==> flow/design.v <==
module packet2emesh #(parameter AW = 32,    
		      parameter PW = 104)   
   (
    input [PW-1:0]  packet_in,
    output 	    write_in,    
    output [1:0]    datamode_in, 
    output [4:0]    ctrlmode_in, 
    output [AW-1:0] dstaddr_in,  
    output [AW-1:0] srcaddr_in,  
    output [AW-1:0] data_in  
    );
   generate
      if(PW==104)
	begin : p104
	   assign write_in           = packet_in[0];   
	   assign datamode_in[1:0]   = packet_in[2:1];   
	   assign ctrlmode_in[4:0]   = {1'b0,packet_in[6:3]};   
	   assign dstaddr_in[31:0]   = packet_in[39:8]; 	 
	   assign srcaddr_in[31:0]   = packet_in[103:72];  
	   assign data_in[31:0]      = packet_in[71:40]; 
	end
      else if(PW==136)
	begin : p136
	   assign write_in           = packet_in[0];
	   assign datamode_in[1:0]   = packet_in[2:1];  
	   assign ctrlmode_in[4:0]   = packet_in[7:3];
	   assign dstaddr_in[63:0]   = {packet_in[135:104],packet_in[39:8]}; 
	   assign srcaddr_in[63:0]   = {packet_in[71:40],packet_in[135:72]};
	   assign data_in[63:0]      = packet_in[103:40];
	end
      else if(PW==72)
	begin : p72
	   assign write_in           = packet_in[0];
	   assign datamode_in[1:0]   = packet_in[2:1];  
	   assign ctrlmode_in[4:0]   = packet_in[7:3];
	   assign dstaddr_in[31:0]   = packet_in[39:8]; 
	   assign data_in[31:0]      = packet_in[71:40];
	end
      else if(PW==40)
	begin : p40
	   assign write_in           = packet_in[0];
	   assign datamode_in[1:0]   = packet_in[2:1];  
	   assign ctrlmode_in[4:0]   = packet_in[7:3];
	   assign dstaddr_in[15:0]   = packet_in[23:8]; 
	   assign data_in[15:0]      = packet_in[39:24];
	end
      else
	begin : unknown
	end
   endgenerate
endmodule  
module emesh2packet #(parameter AW = 32,    
		      parameter PW = 104)   
   (
    input 	    write_out, 
    input [1:0]     datamode_out,
    input [4:0]     ctrlmode_out,
    input [AW-1:0]  dstaddr_out,
    input [AW-1:0]  data_out, 
    input [AW-1:0]  srcaddr_out, 
    output [PW-1:0] packet_out
    );
   assign packet_out[0]       = write_out;   
   assign packet_out[2:1]     = datamode_out[1:0];
   assign packet_out[7:3]     = ctrlmode_out[4:0];
   generate   
     if(PW==136)
	begin : p136
	   assign packet_out[39:8]    = dstaddr_out[31:0];
	   assign packet_out[71:40]   = data_out[31:0];     
	   assign packet_out[103:72]  = srcaddr_out[31:0];  
	   assign packet_out[135:104] = dstaddr_out[63:32];
	end
      else if(PW==104)
	begin : p104
	   assign packet_out[39:8]    = dstaddr_out[31:0];
	   assign packet_out[71:40]   = data_out[31:0];
	   assign packet_out[103:72]  = srcaddr_out[31:0];
	end
      else if(PW==72)
	begin : p72
	   assign packet_out[39:8]    = dstaddr_out[31:0];
	   assign packet_out[71:40]   = data_out[31:0];
	end
      else if(PW==40)
	begin : p40
	   assign packet_out[23:8]    = dstaddr_out[15:0];
	   assign packet_out[39:24]   = data_out[15:0];
	end
   endgenerate
endmodule  
module oh_dsync  #(parameter PS    = 2,         
		   parameter DELAY = 0         
		   )
   (
    input  clk,  
    input  nreset,  
    input  din,  
    output dout     
    );
   localparam ASIC = 0;   
   generate
      if(ASIC)	
	begin : g0
	   asic_dsync asic_dsync (.clk(clk),
				  .nreset(nreset),
				  .din(din),
				  .dout(dout));
	end
      else
	begin : g0
	   reg [PS:0]   sync_pipe; 
	   always @ (posedge clk or negedge nreset)		 
	     if(!nreset)
	       sync_pipe[PS:0] <= 1'b0;
	     else
	       sync_pipe[PS:0] <= {sync_pipe[PS-1:0],din};	      	      
	   assign dout = (DELAY & sync_pipe[PS]) |   
			 (~DELAY & sync_pipe[PS-1]);  
      	end 
   endgenerate
endmodule  
module oh_memory_ram  # (parameter DW    = 104,            
			 parameter DEPTH = 32,             
			 parameter AW    = $clog2(DEPTH)   
			 ) 
   ( 
    input 		rd_clk, 
    input 		rd_en,  
    input [AW-1:0] 	rd_addr,  
    output reg [DW-1:0] rd_dout,  
    input 		wr_clk, 
    input 		wr_en,  
    input [AW-1:0] 	wr_addr,  
    input [DW-1:0] 	wr_wem,  
    input [DW-1:0] 	wr_din  
    );
   reg [DW-1:0]        ram    [DEPTH-1:0];  
   integer 	       i;
   always @ (posedge rd_clk)
     if(rd_en)       
       rd_dout[DW-1:0] <= ram[rd_addr[AW-1:0]];
   always @(posedge wr_clk)    
     for (i=0;i<DW;i=i+1)
       if (wr_en & wr_wem[i]) 
         ram[wr_addr[AW-1:0]][i] <= wr_din[i];
endmodule  
module oh_memory_dp # (parameter DW    = 104,       
		       parameter DEPTH = 32,        
		       parameter PROJ  = "",        
		       parameter MCW   = 8,          
		       parameter AW    = $clog2(DEPTH)  
		       ) 
   ( 
    input 	    wr_clk,  
    input 	    wr_en,  
    input [DW-1:0]  wr_wem,  
    input [AW-1:0]  wr_addr, 
    input [DW-1:0]  wr_din,  
    input 	    rd_clk,  
    input 	    rd_en,  
    input [AW-1:0]  rd_addr, 
    output [DW-1:0] rd_dout, 
    input 	    shutdown,  
    input [MCW-1:0] memconfig,  
    input [MCW-1:0] memrepair,  
    input 	    bist_en,  
    input 	    bist_we,  
    input [DW-1:0]  bist_wem,  
    input [AW-1:0]  bist_addr,  
    input [DW-1:0]  bist_din   
    );
   localparam ASIC = 0;   
   generate
      if(ASIC)
	begin : asic
	   oh_memory_ram #(.DW(DW),
			   .DEPTH(DEPTH))	     
	   memory_dp ( 
		      .rd_dout	(rd_dout[DW-1:0]),
		      .rd_clk	(rd_clk),
		      .rd_en	(rd_en),
		      .rd_addr	(rd_addr[AW-1:0]),
		      .wr_en	(wr_en),
		      .wr_clk	(wr_clk),
		      .wr_addr	(wr_addr[AW-1:0]),
		      .wr_wem	(wr_wem[DW-1:0]),
		      .wr_din	(wr_din[DW-1:0]));
	end  
      else
	begin : generic
	   oh_memory_ram #(.DW(DW),
			   .DEPTH(DEPTH))	     
	   memory_dp ( 
		      .rd_dout	(rd_dout[DW-1:0]),
		      .rd_clk	(rd_clk),
		      .rd_en	(rd_en),
		      .rd_addr	(rd_addr[AW-1:0]),
		      .wr_en	(wr_en),
		      .wr_clk	(wr_clk),
		      .wr_addr	(wr_addr[AW-1:0]),
		      .wr_wem	(wr_wem[DW-1:0]),
		      .wr_din	(wr_din[DW-1:0]));
	end  
   endgenerate
endmodule  
module oh_fifo_sync #(parameter DW        = 104,       
		      parameter DEPTH     = 32,        
		      parameter PROG_FULL = (DEPTH/2), 
		      parameter AW = $clog2(DEPTH)     
		      ) 
(
   input 	       clk,  
   input 	       nreset,  
   input [DW-1:0]      din,  
   input 	       wr_en,  
   input 	       rd_en,  
   output [DW-1:0]     dout,  
   output 	       full,  
   output 	       prog_full,  
   output 	       empty,  
   output reg [AW-1:0] rd_count      
 );
   reg [AW-1:0]        wr_addr;
   reg [AW-1:0]        rd_addr;
   wire 	       fifo_read;
   wire 	       fifo_write;
   assign empty       = (rd_count[AW-1:0] == 0);   
   assign prog_full   = (rd_count[AW-1:0] >= PROG_FULL);   
   assign full        = (rd_count[AW-1:0] == (DEPTH-1));
   assign fifo_read   = rd_en & ~empty;
   assign fifo_write  = wr_en & ~full;
   always @ ( posedge clk or negedge nreset) 
     if(!nreset) 
       begin	   
          wr_addr[AW-1:0]   <= 'd0;
          rd_addr[AW-1:0]   <= 'b0;
          rd_count[AW-1:0]  <= 'b0;
       end 
     else if(fifo_write & fifo_read) 
       begin
	  wr_addr[AW-1:0] <= wr_addr[AW-1:0] + 'd1;
	  rd_addr[AW-1:0] <= rd_addr[AW-1:0] + 'd1;	      
       end 
     else if(fifo_write) 
       begin
	  wr_addr[AW-1:0] <= wr_addr[AW-1:0]  + 'd1;
	  rd_count[AW-1:0]<= rd_count[AW-1:0] + 'd1;	
       end 
     else if(fifo_read) 
       begin	      
          rd_addr[AW-1:0] <= rd_addr[AW-1:0]  + 'd1;
          rd_count[AW-1:0]<= rd_count[AW-1:0] - 'd1;
       end
   oh_memory_dp 
     #(.DW(DW),
       .DEPTH(DEPTH))
   mem ( 
	.rd_dout	(dout[DW-1:0]),
	.rd_clk		(clk),
	.rd_en		(fifo_read),
	.rd_addr	(rd_addr[AW-1:0]),
	.wr_clk		(clk),
	.wr_en		(fifo_write),
  	.wr_wem		({(DW){1'b1}}),
	.wr_addr	(wr_addr[AW-1:0]),
	.wr_din	        (din[DW-1:0]));
endmodule  
module emaxi( 
   wr_wait, rd_wait, rr_access, rr_packet, m_axi_awid, m_axi_awaddr,
   m_axi_awlen, m_axi_awsize, m_axi_awburst, m_axi_awlock,
   m_axi_awcache, m_axi_awprot, m_axi_awqos, m_axi_awvalid, m_axi_wid,
   m_axi_wdata, m_axi_wstrb, m_axi_wlast, m_axi_wvalid, m_axi_bready,
   m_axi_arid, m_axi_araddr, m_axi_arlen, m_axi_arsize, m_axi_arburst,
   m_axi_arlock, m_axi_arcache, m_axi_arprot, m_axi_arqos,
   m_axi_arvalid, m_axi_rready,
   wr_access, wr_packet, rd_access, rd_packet, rr_wait, m_axi_aclk,
   m_axi_aresetn, m_axi_awready, m_axi_wready, m_axi_bid, m_axi_bresp,
   m_axi_bvalid, m_axi_arready, m_axi_rid, m_axi_rdata, m_axi_rresp,
   m_axi_rlast, m_axi_rvalid
   );
   parameter M_IDW  = 12;
   parameter PW     = 104;
   parameter AW     = 32;
   parameter DW     = 32;
   input 	       wr_access;
   input [PW-1:0]      wr_packet;   
   output 	       wr_wait;
   input 	       rd_access;
   input [PW-1:0]      rd_packet;
   output 	       rd_wait;
   output 	       rr_access;
   output [PW-1:0]     rr_packet;
   input 	       rr_wait;
   input  	       m_axi_aclk;     
   input  	       m_axi_aresetn;  
   output [M_IDW-1:0]  m_axi_awid;     
   output [31 : 0]     m_axi_awaddr;   
   output [7 : 0]      m_axi_awlen;    
   output [2 : 0]      m_axi_awsize;   
   output [1 : 0]      m_axi_awburst;  
   output              m_axi_awlock;   
   output [3 : 0]      m_axi_awcache;  
   output [2 : 0]      m_axi_awprot;   
   output [3 : 0]      m_axi_awqos;    
   output 	       m_axi_awvalid;  
   input 	       m_axi_awready;  
   output [M_IDW-1:0]  m_axi_wid;     
   output [63 : 0]     m_axi_wdata;    
   output [7 : 0]      m_axi_wstrb;    
   output 	       m_axi_wlast;    
   output 	       m_axi_wvalid;   
   input 	       m_axi_wready;   
   input [M_IDW-1:0]   m_axi_bid;
   input [1 : 0]       m_axi_bresp;    
   input 	       m_axi_bvalid;   
   output 	       m_axi_bready;   
   output [M_IDW-1:0]  m_axi_arid;     
   output [31 : 0]     m_axi_araddr;   
   output [7 : 0]      m_axi_arlen;    
   output [2 : 0]      m_axi_arsize;   
   output [1 : 0]      m_axi_arburst;  
   output              m_axi_arlock;   
   output [3 : 0]      m_axi_arcache;  
   output [2 : 0]      m_axi_arprot;   
   output [3 : 0]      m_axi_arqos;    
   output 	       m_axi_arvalid;  
   input 	       m_axi_arready;  
   input [M_IDW-1:0]   m_axi_rid;      
   input [63 : 0]      m_axi_rdata;    
   input [1 : 0]       m_axi_rresp;    
   input 	       m_axi_rlast;    
   input 	       m_axi_rvalid;   
   output 	       m_axi_rready;   
   reg [31 : 0]        m_axi_awaddr;
   reg [7:0] 	       m_axi_awlen;
   reg [2:0] 	       m_axi_awsize;
   reg 		       m_axi_awvalid;
   reg [63 : 0]        m_axi_wdata;
   reg [63 : 0]        m_axi_rdata_reg;
   reg [7 : 0] 	       m_axi_wstrb;
   reg 		       m_axi_wlast;
   reg 		       m_axi_wvalid;
   reg 		       awvalid_b;
   reg [31:0] 	       awaddr_b;
   reg [2:0] 	       awsize_b;
   reg [7:0] 	       awlen_b;
   reg 		       wvalid_b;
   reg [63:0] 	       wdata_b;
   reg [7:0] 	       wstrb_b;
   reg [63 : 0]        wdata_aligned;
   reg [7 : 0] 	       wstrb_aligned;
   reg 		       rr_access;
   reg [31:0] 	       rr_data;
   reg [31:0] 	       rr_srcaddr;
   reg [3:0] 	       rr_datamode;
   reg [3:0] 	       rr_ctrlmode;
   reg [31:0] 	       rr_dstaddr;
   reg [63:0] 	       m_axi_rdata_fifo;
   reg 		       rr_access_fifo;
   wire 	       aw_go;
   wire 	       w_go;
   wire 	       readinfo_wren;
   wire 	       readinfo_full;
   wire [40:0] 	       readinfo_out;
   wire [40:0] 	       readinfo_in;
   wire 	       awvalid_in;
   wire [1:0] 	       wr_datamode;
   wire [AW-1:0]       wr_dstaddr;
   wire [DW-1:0]       wr_data;
   wire [AW-1:0]       wr_srcaddr;
   wire [1:0] 	       rd_datamode;
   wire [4:0] 	       rd_ctrlmode;
   wire [AW-1:0]       rd_dstaddr;
   wire [AW-1:0]       rd_srcaddr;
   wire [1:0] 	       rr_datamode_fifo;
   wire [3:0] 	       rr_ctrlmode_fifo;
   wire [31:0] 	       rr_dstaddr_fifo;
   wire [2:0] 	       rr_alignaddr_fifo;
   wire [103:0]        packet_out;   
   wire 	       fifo_prog_full;
   wire 	       fifo_full;   	
   wire 	       fifo_rd_en;
   wire 	       fifo_wr_en;
   packet2emesh p2e_rxwr (
			  .write_in		(),
			  .datamode_in		(wr_datamode[1:0]),
			  .ctrlmode_in		(),
			  .dstaddr_in		(wr_dstaddr[AW-1:0]),
			  .data_in		(wr_data[DW-1:0]),
			  .srcaddr_in		(wr_srcaddr[AW-1:0]),
			  .packet_in		(wr_packet[PW-1:0])
			  );
   packet2emesh p2e_rxrd (
			  .write_in		(),
			  .datamode_in		(rd_datamode[1:0]),
			  .ctrlmode_in		(rd_ctrlmode[4:0]),
			  .dstaddr_in		(rd_dstaddr[AW-1:0]),
			  .data_in		(),
			  .srcaddr_in		(rd_srcaddr[AW-1:0]),
			  .packet_in		(rd_packet[PW-1:0])
			  );
   emesh2packet e2p (
		     .packet_out	(rr_packet[PW-1:0]),
		     .write_out		(1'b1),
		     .datamode_out	(rr_datamode[1:0]),
		     .ctrlmode_out	({1'b0,rr_ctrlmode[3:0]}),
		     .dstaddr_out	(rr_dstaddr[AW-1:0]),
		     .data_out		(rr_data[DW-1:0]),
		     .srcaddr_out	(rr_srcaddr[AW-1:0])
		     );
   assign m_axi_awid[M_IDW-1:0]  = {(M_IDW){1'b0}};
   assign m_axi_awburst[1:0]	= 2'b01;  
   assign m_axi_awcache[3:0]	= 4'b0000;  
   assign m_axi_awprot[2:0]	= 3'b000;
   assign m_axi_awqos[3:0]	= 4'b0000;
   assign m_axi_awlock          = 1'b0;
   assign m_axi_arid[M_IDW-1:0] = {(M_IDW){1'b0}};
   assign m_axi_arburst[1:0]	= 2'b01;  
   assign m_axi_arcache[3:0]	= 4'b0000;
   assign m_axi_arprot[2:0]	= 3'h0;
   assign m_axi_arqos[3:0]	= 4'h0;
   assign m_axi_arlock          = 1'b0;
   assign m_axi_bready    	= 1'b1; 
   assign m_axi_wid[M_IDW-1:0]  = {(M_IDW){1'b0}};
   assign aw_go       = m_axi_awvalid & m_axi_awready;
   assign w_go        = m_axi_wvalid  & m_axi_wready;
   assign wr_wait     = awvalid_b | wvalid_b;
   assign awvalid_in  = wr_access & ~awvalid_b & ~wvalid_b;
   always @( posedge m_axi_aclk )     
     if(!m_axi_aresetn) 
       begin
          m_axi_awvalid      <= 1'b0;
          m_axi_awaddr[31:0] <= 32'd0;
          m_axi_awlen[7:0]   <= 8'd0;
          m_axi_awsize[2:0]  <= 3'd0;	  
          awvalid_b          <= 1'b0;
          awaddr_b           <= 'd0;
          awlen_b[7:0]       <= 'd0;
          awsize_b[2:0]      <= 'd0;
       end 
     else 
       begin
          if( ~m_axi_awvalid | aw_go ) 
	    begin
               if( awvalid_b ) 
		 begin
		    m_axi_awvalid       <= 1'b1;
		    m_axi_awaddr[31:0]  <= awaddr_b[31:0];
		    m_axi_awlen[7:0]    <= awlen_b[7:0];
		    m_axi_awsize[2:0]   <= awsize_b[2:0];
		 end 
	      else 
		begin
		   m_axi_awvalid       <= awvalid_in;
		   m_axi_awaddr[31:0]  <= wr_dstaddr[31:0];
		   m_axi_awlen[7:0]    <= 8'b0;
		   m_axi_awsize[2:0]   <= { 1'b0, wr_datamode[1:0]};
		end
	    end
          if( awvalid_in & m_axi_awvalid & ~aw_go )
            awvalid_b <= 1'b1;
          else if( aw_go )
            awvalid_b <= 1'b0;
         if( awvalid_in )
	   begin
              awaddr_b[31:0]  <= wr_dstaddr[31:0];
              awlen_b[7:0]    <= 8'b0;
              awsize_b[2:0]   <= { 1'b0, wr_datamode[1:0] };
         end        
       end  
   always @*
     case( wr_datamode[1:0] )        
       2'b00:    wdata_aligned[63:0] = { 8{wr_data[7:0]}};
       2'b01:    wdata_aligned[63:0] = { 4{wr_data[15:0]}};
       2'b10:    wdata_aligned[63:0] = { 2{wr_data[31:0]}};
       default: wdata_aligned[63:0]  = { wr_srcaddr[31:0], wr_data[31:0]};
     endcase
   always @*
     begin
	case(wr_datamode[1:0])
          2'd0:  
            case(wr_dstaddr[2:0])
              3'd0:    wstrb_aligned[7:0] = 8'h01;
              3'd1:    wstrb_aligned[7:0] = 8'h02;
              3'd2:    wstrb_aligned[7:0] = 8'h04;
              3'd3:    wstrb_aligned[7:0] = 8'h08;
              3'd4:    wstrb_aligned[7:0] = 8'h10;
              3'd5:    wstrb_aligned[7:0] = 8'h20;
              3'd6:    wstrb_aligned[7:0] = 8'h40;
              default: wstrb_aligned[7:0] = 8'h80;
            endcase
          2'd1:  
            case(wr_dstaddr[2:1])
              2'd0:    wstrb_aligned[7:0] = 8'h03;
              2'd1:    wstrb_aligned[7:0] = 8'h0c;
              2'd2:    wstrb_aligned[7:0] = 8'h30;
              default: wstrb_aligned[7:0] = 8'hc0;
            endcase
          2'd2:  
            if(wr_dstaddr[2])
	      wstrb_aligned[7:0] = 8'hf0;
            else
	      wstrb_aligned[7:0] = 8'h0f;
	  2'd3: 
	    wstrb_aligned[7:0] = 8'hff;
	endcase  
     end  
   always @ (posedge m_axi_aclk )
     if(~m_axi_aresetn) 
       begin	  
	  m_axi_wvalid      <= 1'b0;
          m_axi_wdata[63:0] <= 64'b0;
          m_axi_wstrb[7:0]  <= 8'b0;
          m_axi_wlast       <= 1'b1;  
          wvalid_b          <= 1'b0;
          wdata_b[63:0]     <= 64'b0;
          wstrb_b[7:0]      <= 8'b0;         
       end 
     else 
       begin
          if( ~m_axi_wvalid | w_go ) 
	    begin
            if( wvalid_b ) 
	      begin
		 m_axi_wvalid       <= 1'b1;
		 m_axi_wdata[63:0]  <= wdata_b[63:0];
		 m_axi_wstrb[7:0]   <= wstrb_b[7:0];
              end 
	    else 
	      begin
		 m_axi_wvalid       <= awvalid_in;
		 m_axi_wdata[63:0]  <= wdata_aligned[63:0];
		 m_axi_wstrb[7:0]   <= wstrb_aligned[7:0];
              end
            end  
         if( wr_access & m_axi_wvalid & ~w_go )
           wvalid_b <= 1'b1;
         else if( w_go )
           wvalid_b <= 1'b0;
          if( awvalid_in ) 
	    begin
               wdata_b[63:0] <= wdata_aligned[63:0];
               wstrb_b[7:0]  <= wstrb_aligned[7:0];
            end
       end  
   assign  readinfo_in[40:0] = {rd_srcaddr[31:0], 
				rd_dstaddr[2:0],  
				rd_ctrlmode[3:0], 
				rd_datamode[1:0]  
				};
   wire sync_nreset;   
   oh_dsync dsync(.dout	(sync_nreset),
	       .clk	(m_axi_aclk),
	       .nreset       (1'b1),
	       .din	(m_axi_aresetn)
	       );
   oh_fifo_sync #(.DW(104), 
		   .DEPTH(32)) 
   fifo_async (.full		(fifo_full),
	       .prog_full	(fifo_prog_full),
	       .dout		(packet_out[103:0]),
	       .empty		(),
	       .nreset		(sync_nreset),
	       .clk	        (m_axi_aclk),
	       .wr_en		(fifo_wr_en),
	       .din		({63'b0,readinfo_in[40:0]}),
	       .rd_en		(fifo_rd_en)
	       ); 
   assign  rr_datamode_fifo[1:0]  = packet_out[1:0];
   assign  rr_ctrlmode_fifo[3:0]  = packet_out[5:2];
   assign  rr_alignaddr_fifo[2:0] = packet_out[8:6];
   assign  rr_dstaddr_fifo[31:0]  = packet_out[40:9];
   assign    m_axi_araddr[31:0]   = rd_dstaddr[31:0];
   assign    m_axi_arsize[2:0]    = {1'b0, rd_datamode[1:0]};
   assign    m_axi_arlen[7:0]     = 8'd0;  
   assign    m_axi_arvalid        = rd_access & ~fifo_prog_full;  
   assign    fifo_wr_en           = m_axi_arvalid & m_axi_arready ;
   assign    rd_wait              = ~m_axi_arready | fifo_prog_full; 
   assign    fifo_rd_en           =  m_axi_rvalid & m_axi_rready; 
   assign    m_axi_rready         = ~rr_wait;  
   always @ (posedge m_axi_aclk)
     if(!m_axi_aresetn) 
       begin
	  rr_access_fifo  <= 1'b0;	  
	  rr_access       <= 1'b0;	  
       end
     else	 
       begin
	  rr_access_fifo   <= fifo_rd_en;
	  rr_access        <= rr_access_fifo;	  
       end
   always @ (posedge m_axi_aclk)    
     begin	  
	m_axi_rdata_fifo[63:0] <= m_axi_rdata[63:0];      	  
	rr_datamode[1:0]       <= rr_datamode_fifo[1:0];
	rr_ctrlmode[3:0]       <= rr_ctrlmode_fifo[3:0];
	rr_dstaddr[31:0]       <= rr_dstaddr_fifo[31:0];	  
	case(rr_datamode_fifo[1:0]) 
          2'd0:   
            case(rr_alignaddr_fifo[2:0])
	      3'd0:     rr_data[31:0] <= {24'b0,m_axi_rdata_fifo[7:0]};
	      3'd1:     rr_data[31:0] <= {24'b0,m_axi_rdata_fifo[15:8]};
	      3'd2:     rr_data[31:0] <= {24'b0,m_axi_rdata_fifo[23:16]};
	      3'd3:     rr_data[31:0] <= {24'b0,m_axi_rdata_fifo[31:24]};
	      3'd4:     rr_data[31:0] <= {24'b0,m_axi_rdata_fifo[39:32]};
	      3'd5:     rr_data[31:0] <= {24'b0,m_axi_rdata_fifo[47:40]};
	      3'd6:     rr_data[31:0] <= {24'b0,m_axi_rdata_fifo[55:48]};
	      3'd7:     rr_data[31:0] <= {24'b0,m_axi_rdata_fifo[63:56]};
	      default:  rr_data[31:0] <= {24'b0,m_axi_rdata_fifo[7:0]};
            endcase	    
          2'd1:   
            case(rr_alignaddr_fifo[2:1])
	      2'd0:    rr_data[31:0] <= {16'b0,m_axi_rdata_fifo[15:0]};
	      2'd1:    rr_data[31:0] <= {16'b0,m_axi_rdata_fifo[31:16]};
	      2'd2:    rr_data[31:0] <= {16'b0,m_axi_rdata_fifo[47:32]};
	      2'd3:    rr_data[31:0] <= {16'b0,m_axi_rdata_fifo[63:48]};
	      default: rr_data[31:0] <= {16'b0,m_axi_rdata_fifo[15:0]};
            endcase
          2'd2:   
	    begin
               if(rr_alignaddr_fifo[2])
		 rr_data[31:0] <= m_axi_rdata_fifo[63:32];
               else
		 rr_data[31:0] <= m_axi_rdata_fifo[31:0];
	    end
          2'd3: 
	    begin  
	       rr_data[31:0]     <= m_axi_rdata_fifo[31:0];
	       rr_srcaddr[31:0]  <= m_axi_rdata_fifo[63:32];
            end
        endcase         
     end  
endmodule  
Step by step through the tools: emaxi
Tool output for the design above, in the order of the flow.
Lines are those of the file above, counted from 1.
Library cell names are shortened.
{ "design": {"top": "emaxi", "clock_port": "m_axi_aclk", "lib": "sky130hd", "pvt_corner": "tt_025C_1v80"} }

Word-level counts
Counts by Yosys on the flattened word-level netlist (proc, flatten, opt, wreduce; memories kept). Register bits leave out memories and registers merged into their read ports (data or address). Print and check cells are left out. Cells with the same type and inputs are merged into one.
Memory sizes are those after Yosys's memory passes, which may raise the word count (mostly to a power of two), join words into wider ones and drop unused or constant bits.
{ "bits": {"ff_bits": 401, "latchBits": 0, "ramBits": 3328, "mem_bits_ro": 0, "clocked_rd_ports_x_width": 104, "mem_count": 1, "out_inout_bits": 335} }
{ "memory_table": {"columns": ["memory", "size", "width", "read_ports", "write_ports", "line", "rtl"], "rows": [
  ["fifo_async.mem.generic.memory_dp.ram", 32, 104, 1, 1, 138, "reg [DW-1:0]        ram    [DEPTH-1:0];"]
]} }
{ "classes": {"addsub": 4, "mul": 0, "div": 0, "compare": 1, "equal": 26, "shift": 0, "muxes": 131, "logic": 30, "n_reduce_logical": 14} }
{ "ops": {"columns": ["cell", "count"], "rows": [
  ["104-bit 2-to-1 mux", 104],
  ["32-bit case mux with 8-bit select", 1],
  ["32-bit case mux with 4-bit select", 2],
  ["64-bit case mux with 3-bit select", 1],
  ["64-bit 2-to-1 mux", 1],
  ["32-bit 2-to-1 mux", 2],
  ["8-bit case mux with 7-bit select", 1],
  ["5-bit 2-to-1 mux", 7],
  ["8-bit case mux with 4-bit select", 1],
  ["8-bit case mux with 3-bit select", 1],
  ["3-bit == test with constant B", 7],
  ["8-bit 2-to-1 mux", 2],
  ["5-bit by 1-bit adder with 5-bit output with constant B", 3],
  ["1-bit bitwise AND", 14],
  ["2-bit == test with constant B", 7],
  ["1-bit inverter", 12],
  ["3-bit by 2-bit == test with 1-bit output with constant B", 4],
  ["2-bit nonzero test", 5],
  ["2-bit by 1-bit == test with 1-bit output with constant B", 4],
  ["2-bit zero test", 4],
  ["1-bit 2-to-1 mux", 7],
  ["3-bit by 1-bit == test with 1-bit output with constant B", 2],
  ["3-bit zero test", 2],
  ["5-bit by 1-bit subtractor with 5-bit output with constant B", 1],
  ["5-bit greater-or-equal comparator with constant B", 1],
  ["5-bit == test with constant B", 1],
  ["5-bit zero test", 1],
  ["1-bit OR", 4]
]} }
Other operator kinds: 3; their cells: 4.

Depth
Longest topological path by Yosys (ltp), each cell counted once; first at word level (registers and memories cut), then after technology mapping (sequential cells cut; the memories' decode and read muxes count).
{ "logic_depth": {"depth_word": 8, "abc_area": 0, "ltp_mapped": 9} }

Netlist
The flow's flattened synthesis, as Yosys stat reports it; memories are mapped. The netlist is that of the ABC_AREA named above (0 if unset); the other value can give another one.
{ "synth_totals": {"cells": 4217, "yosys_area_um2": 67478.5, "sequential_area_um2": 49052.0, "ff_cells": 1754, "buf_cells": 385} }
{ "types": {"columns": ["cell", "count"], "rows": [
  ["edfxtp_1", 1385],
  ["dfxtp_1", 354],
  ["mux2i_1", 422],
  ["mux4_2", 170],
  ["a22oi_1", 190],
  ["a21oi_1", 277],
  ["buf_4", 138],
  ["nand2_1", 245],
  ["nor2b_1", 118],
  ["a211oi_1", 86],
  ["nor2_1", 171],
  ["clkbuf_1", 134],
  ["nand3_1", 96],
  ["buf_2", 86],
  ["o21ai_0", 82],
  ["dfrtp_1", 15],
  ["nand4_1", 44],
  ["mux2_2", 18]
]} }
Not listed: further types 43, cells in them 186.
By module: a second synthesis without flattening, with its own total; a netlist apart from the flattened one above.
{ "hier_totals": {"hier_cells": 12174, "area_unflattened_um2": 163379.2} }
Each row is one instance without its submodules.
{ "modules": {"columns": ["mod", "n_inst", "cells", "area_um2"], "rows": [
  ["oh_memory_ram", 1, 10174, 144896.5],
  ["emaxi", 1, 1601, 15218.3],
  ["packet2emesh", 2, 105, 784.5],
  ["oh_fifo_sync", 1, 83, 864.6],
  ["emesh2packet", 1, 104, 780.7],
  ["oh_dsync", 1, 2, 50.0],
  ["oh_memory_dp", 1, 0, 0.0]
]} }

Timing after synthesis
OpenSTA on the mapped netlist: ideal clock, no wires. The path of least setup slack (recovery checks aside). Input and output delay are each 20% of the period. Register names are those of the netlist, which keeps one name where synthesis merged equal registers.
{ "synth_timing": {"kind": "input to register", "from": "in rd_access", "to": "mem fifo_async.mem.generic.memory_dp.ram[31][0]", "tclk_ns": 5.0, "input_delay_ns": 1.000, "t_first_pin_ns": 1.000, "t_arrival_ns": 3.675, "t_required_ns": 4.560, "setup_slack_ns": 0.885, "delay_ns": 3.115, "driving_pins": 6, "n_path_buf": 1, "period_less_setup_slack_ns": 4.115} }
"delay_ns" = arrival - input delay + setup time.
"driving_pins": output pins that drive a net of the path, with the launching flip-flop's if there is one; two outputs of one cell count as two.
"period_less_setup_slack_ns" is the clock period less the worst setup slack; recovery checks do not enter. This is arithmetic on one report: input and output delays are still those of the set period (20% each).
{ "synth_via": {"cell_sequence": "nor2b_1 nand2_1 inv_2 nand2_1 clkbuf_1 nor2_1"} }
{ "synth_rtl": {"columns": ["item", "line", "rtl"], "rows": [
  ["from (decl)", 289, "input rd_access;"],
  ["to (decl)", 138, "reg [DW-1:0]        ram    [DEPTH-1:0];"]
]} }
No chain of elaborated cells between the ends is given.

Path in the finished layout
From the final timing report of stored run 1: the path of least setup slack in the routed layout; clock arrival at registers is part of the times.
{ "layout_timing": {"kind": "input to output", "from": "in rd_packet[2]", "to": "out m_axi_arsize[1]", "tclk_ns": 5.62, "input_delay_ns": 1.12, "out_delay_ns": 1.12, "t_first_pin_ns": 1.12, "t_arrival_ns": 2.68, "t_required_ns": 4.50, "setup_slack_ns": 1.82, "driving_pins": 3, "n_path_buf": 3} }
{ "layout_via": {"cell_sequence": "clkdlybuf4s50_1 buf_4 clkdlybuf4s50_1", "elab_chain_len": 0, "cone_cells": 0} }
{ "layout_rtl": {"columns": ["item", "line", "rtl"], "rows": [
  ["from (decl)", 290, "input [PW-1:0]      rd_packet;"],
  ["to (decl)", 321, "output [2 : 0]      m_axi_arsize;"]
]} }

## Implementation results

Module emaxi, platform sky130hd: 4 stored runs of the flow (Yosys, OpenROAD) with differing settings, in no particular order. Input and output delays are each 20% of the period that was set; the output load is 0.01 pF.
"achieved clock period (ns)" is the run's clock period less its worst setup slack. It is reckoned from that one timing run; input and output delays stay at 20% of the period that was set.
"worst setup path time (ns)": the worst setup path's part of the clock period (all of it between registers, 20% less for each end at a port) less its slack. A launch clock that arrives late makes it longer, a capture clock that arrives late makes it shorter.

settings of stored run 1
{
  "CAP_MARGIN": 0,
  "CELL_PAD_IN_SITES_GLOBAL_PLACEMENT": 2,
  "CORE_MARGIN": 8,
  "CTS_CLUSTER_SIZE": 19,
  "GPL_ROUTABILITY_DRIVEN": 0,
  "MAX_ROUTING_LAYER": "met4",
  "period_ns": 5.62,
  "CORE_UTILIZATION": 40,
  "SLEW_MARGIN": 20
}
report of stored run 1
yosys chip area after synthesis (um^2): 67478.5
finish__design__die__area: 182094.0
finish__design__instance__area__stdcell: 80504.7
finish__design__instance__utilization: 0.4809
finish__timing__setup__ws: 1.816
finish__timing__setup__tns: 0.000
finish__timing__hold__ws: 0.337
achieved clock period (ns): 3.804
worst setup path time (ns): 1.56
worst setup path kind: input to output

settings of stored run 2
{
  "CELL_PAD_IN_SITES_DETAIL_PLACEMENT": 2,
  "CELL_PAD_IN_SITES_GLOBAL_PLACEMENT": 0,
  "CORE_UTILIZATION": 43,
  "GPL_ROUTABILITY_DRIVEN": 1,
  "HOLD_SLACK_MARGIN": 0.25,
  "PLACE_DENSITY_LB_ADDON": 0.06,
  "SLEW_MARGIN": 20,
  "period_ns": 4.68,
  "CAP_MARGIN": 20,
  "CORE_MARGIN": 2
}
report of stored run 2
yosys chip area after synthesis (um^2): 67478.5
finish__design__die__area: 160112.0
finish__design__instance__area__stdcell: 80553.5
finish__design__instance__utilization: 0.5163
finish__timing__setup__ws: 1.314
finish__timing__setup__tns: 0.000
finish__timing__hold__ws: 0.323
achieved clock period (ns): 3.366
worst setup path time (ns): 1.49
worst setup path kind: input to output

settings of stored run 3
{
  "CELL_PAD_IN_SITES_GLOBAL_PLACEMENT": 2,
  "CORE_MARGIN": 5,
  "period_ns": 5.0,
  "CAP_MARGIN": 20,
  "CORE_UTILIZATION": 40,
  "SLEW_MARGIN": 20
}
report of stored run 3
yosys chip area after synthesis (um^2): 67478.5
finish__design__die__area: 177010.0
finish__design__instance__area__stdcell: 80577.3
finish__design__instance__utilization: 0.4813
finish__timing__setup__ws: 1.550
finish__timing__setup__tns: 0.000
finish__timing__hold__ws: 0.281
achieved clock period (ns): 3.450
worst setup path time (ns): 1.45
worst setup path kind: input to output

settings of stored run 4
{
  "CORE_UTILIZATION": 40,
  "period_ns": 2.12,
  "CAP_MARGIN": 20,
  "CORE_MARGIN": 2,
  "SLEW_MARGIN": 20
}
report of stored run 4
yosys chip area after synthesis (um^2): 67478.5
finish__design__die__area: 171997.0
finish__design__instance__area__stdcell: 85368.1
finish__design__instance__utilization: 0.5099
finish__timing__setup__ws: -0.164
finish__timing__setup__tns: -3.203
finish__timing__hold__ws: 0.085
achieved clock period (ns): 2.284
worst setup path time (ns): 2.28
worst setup path kind: register to register
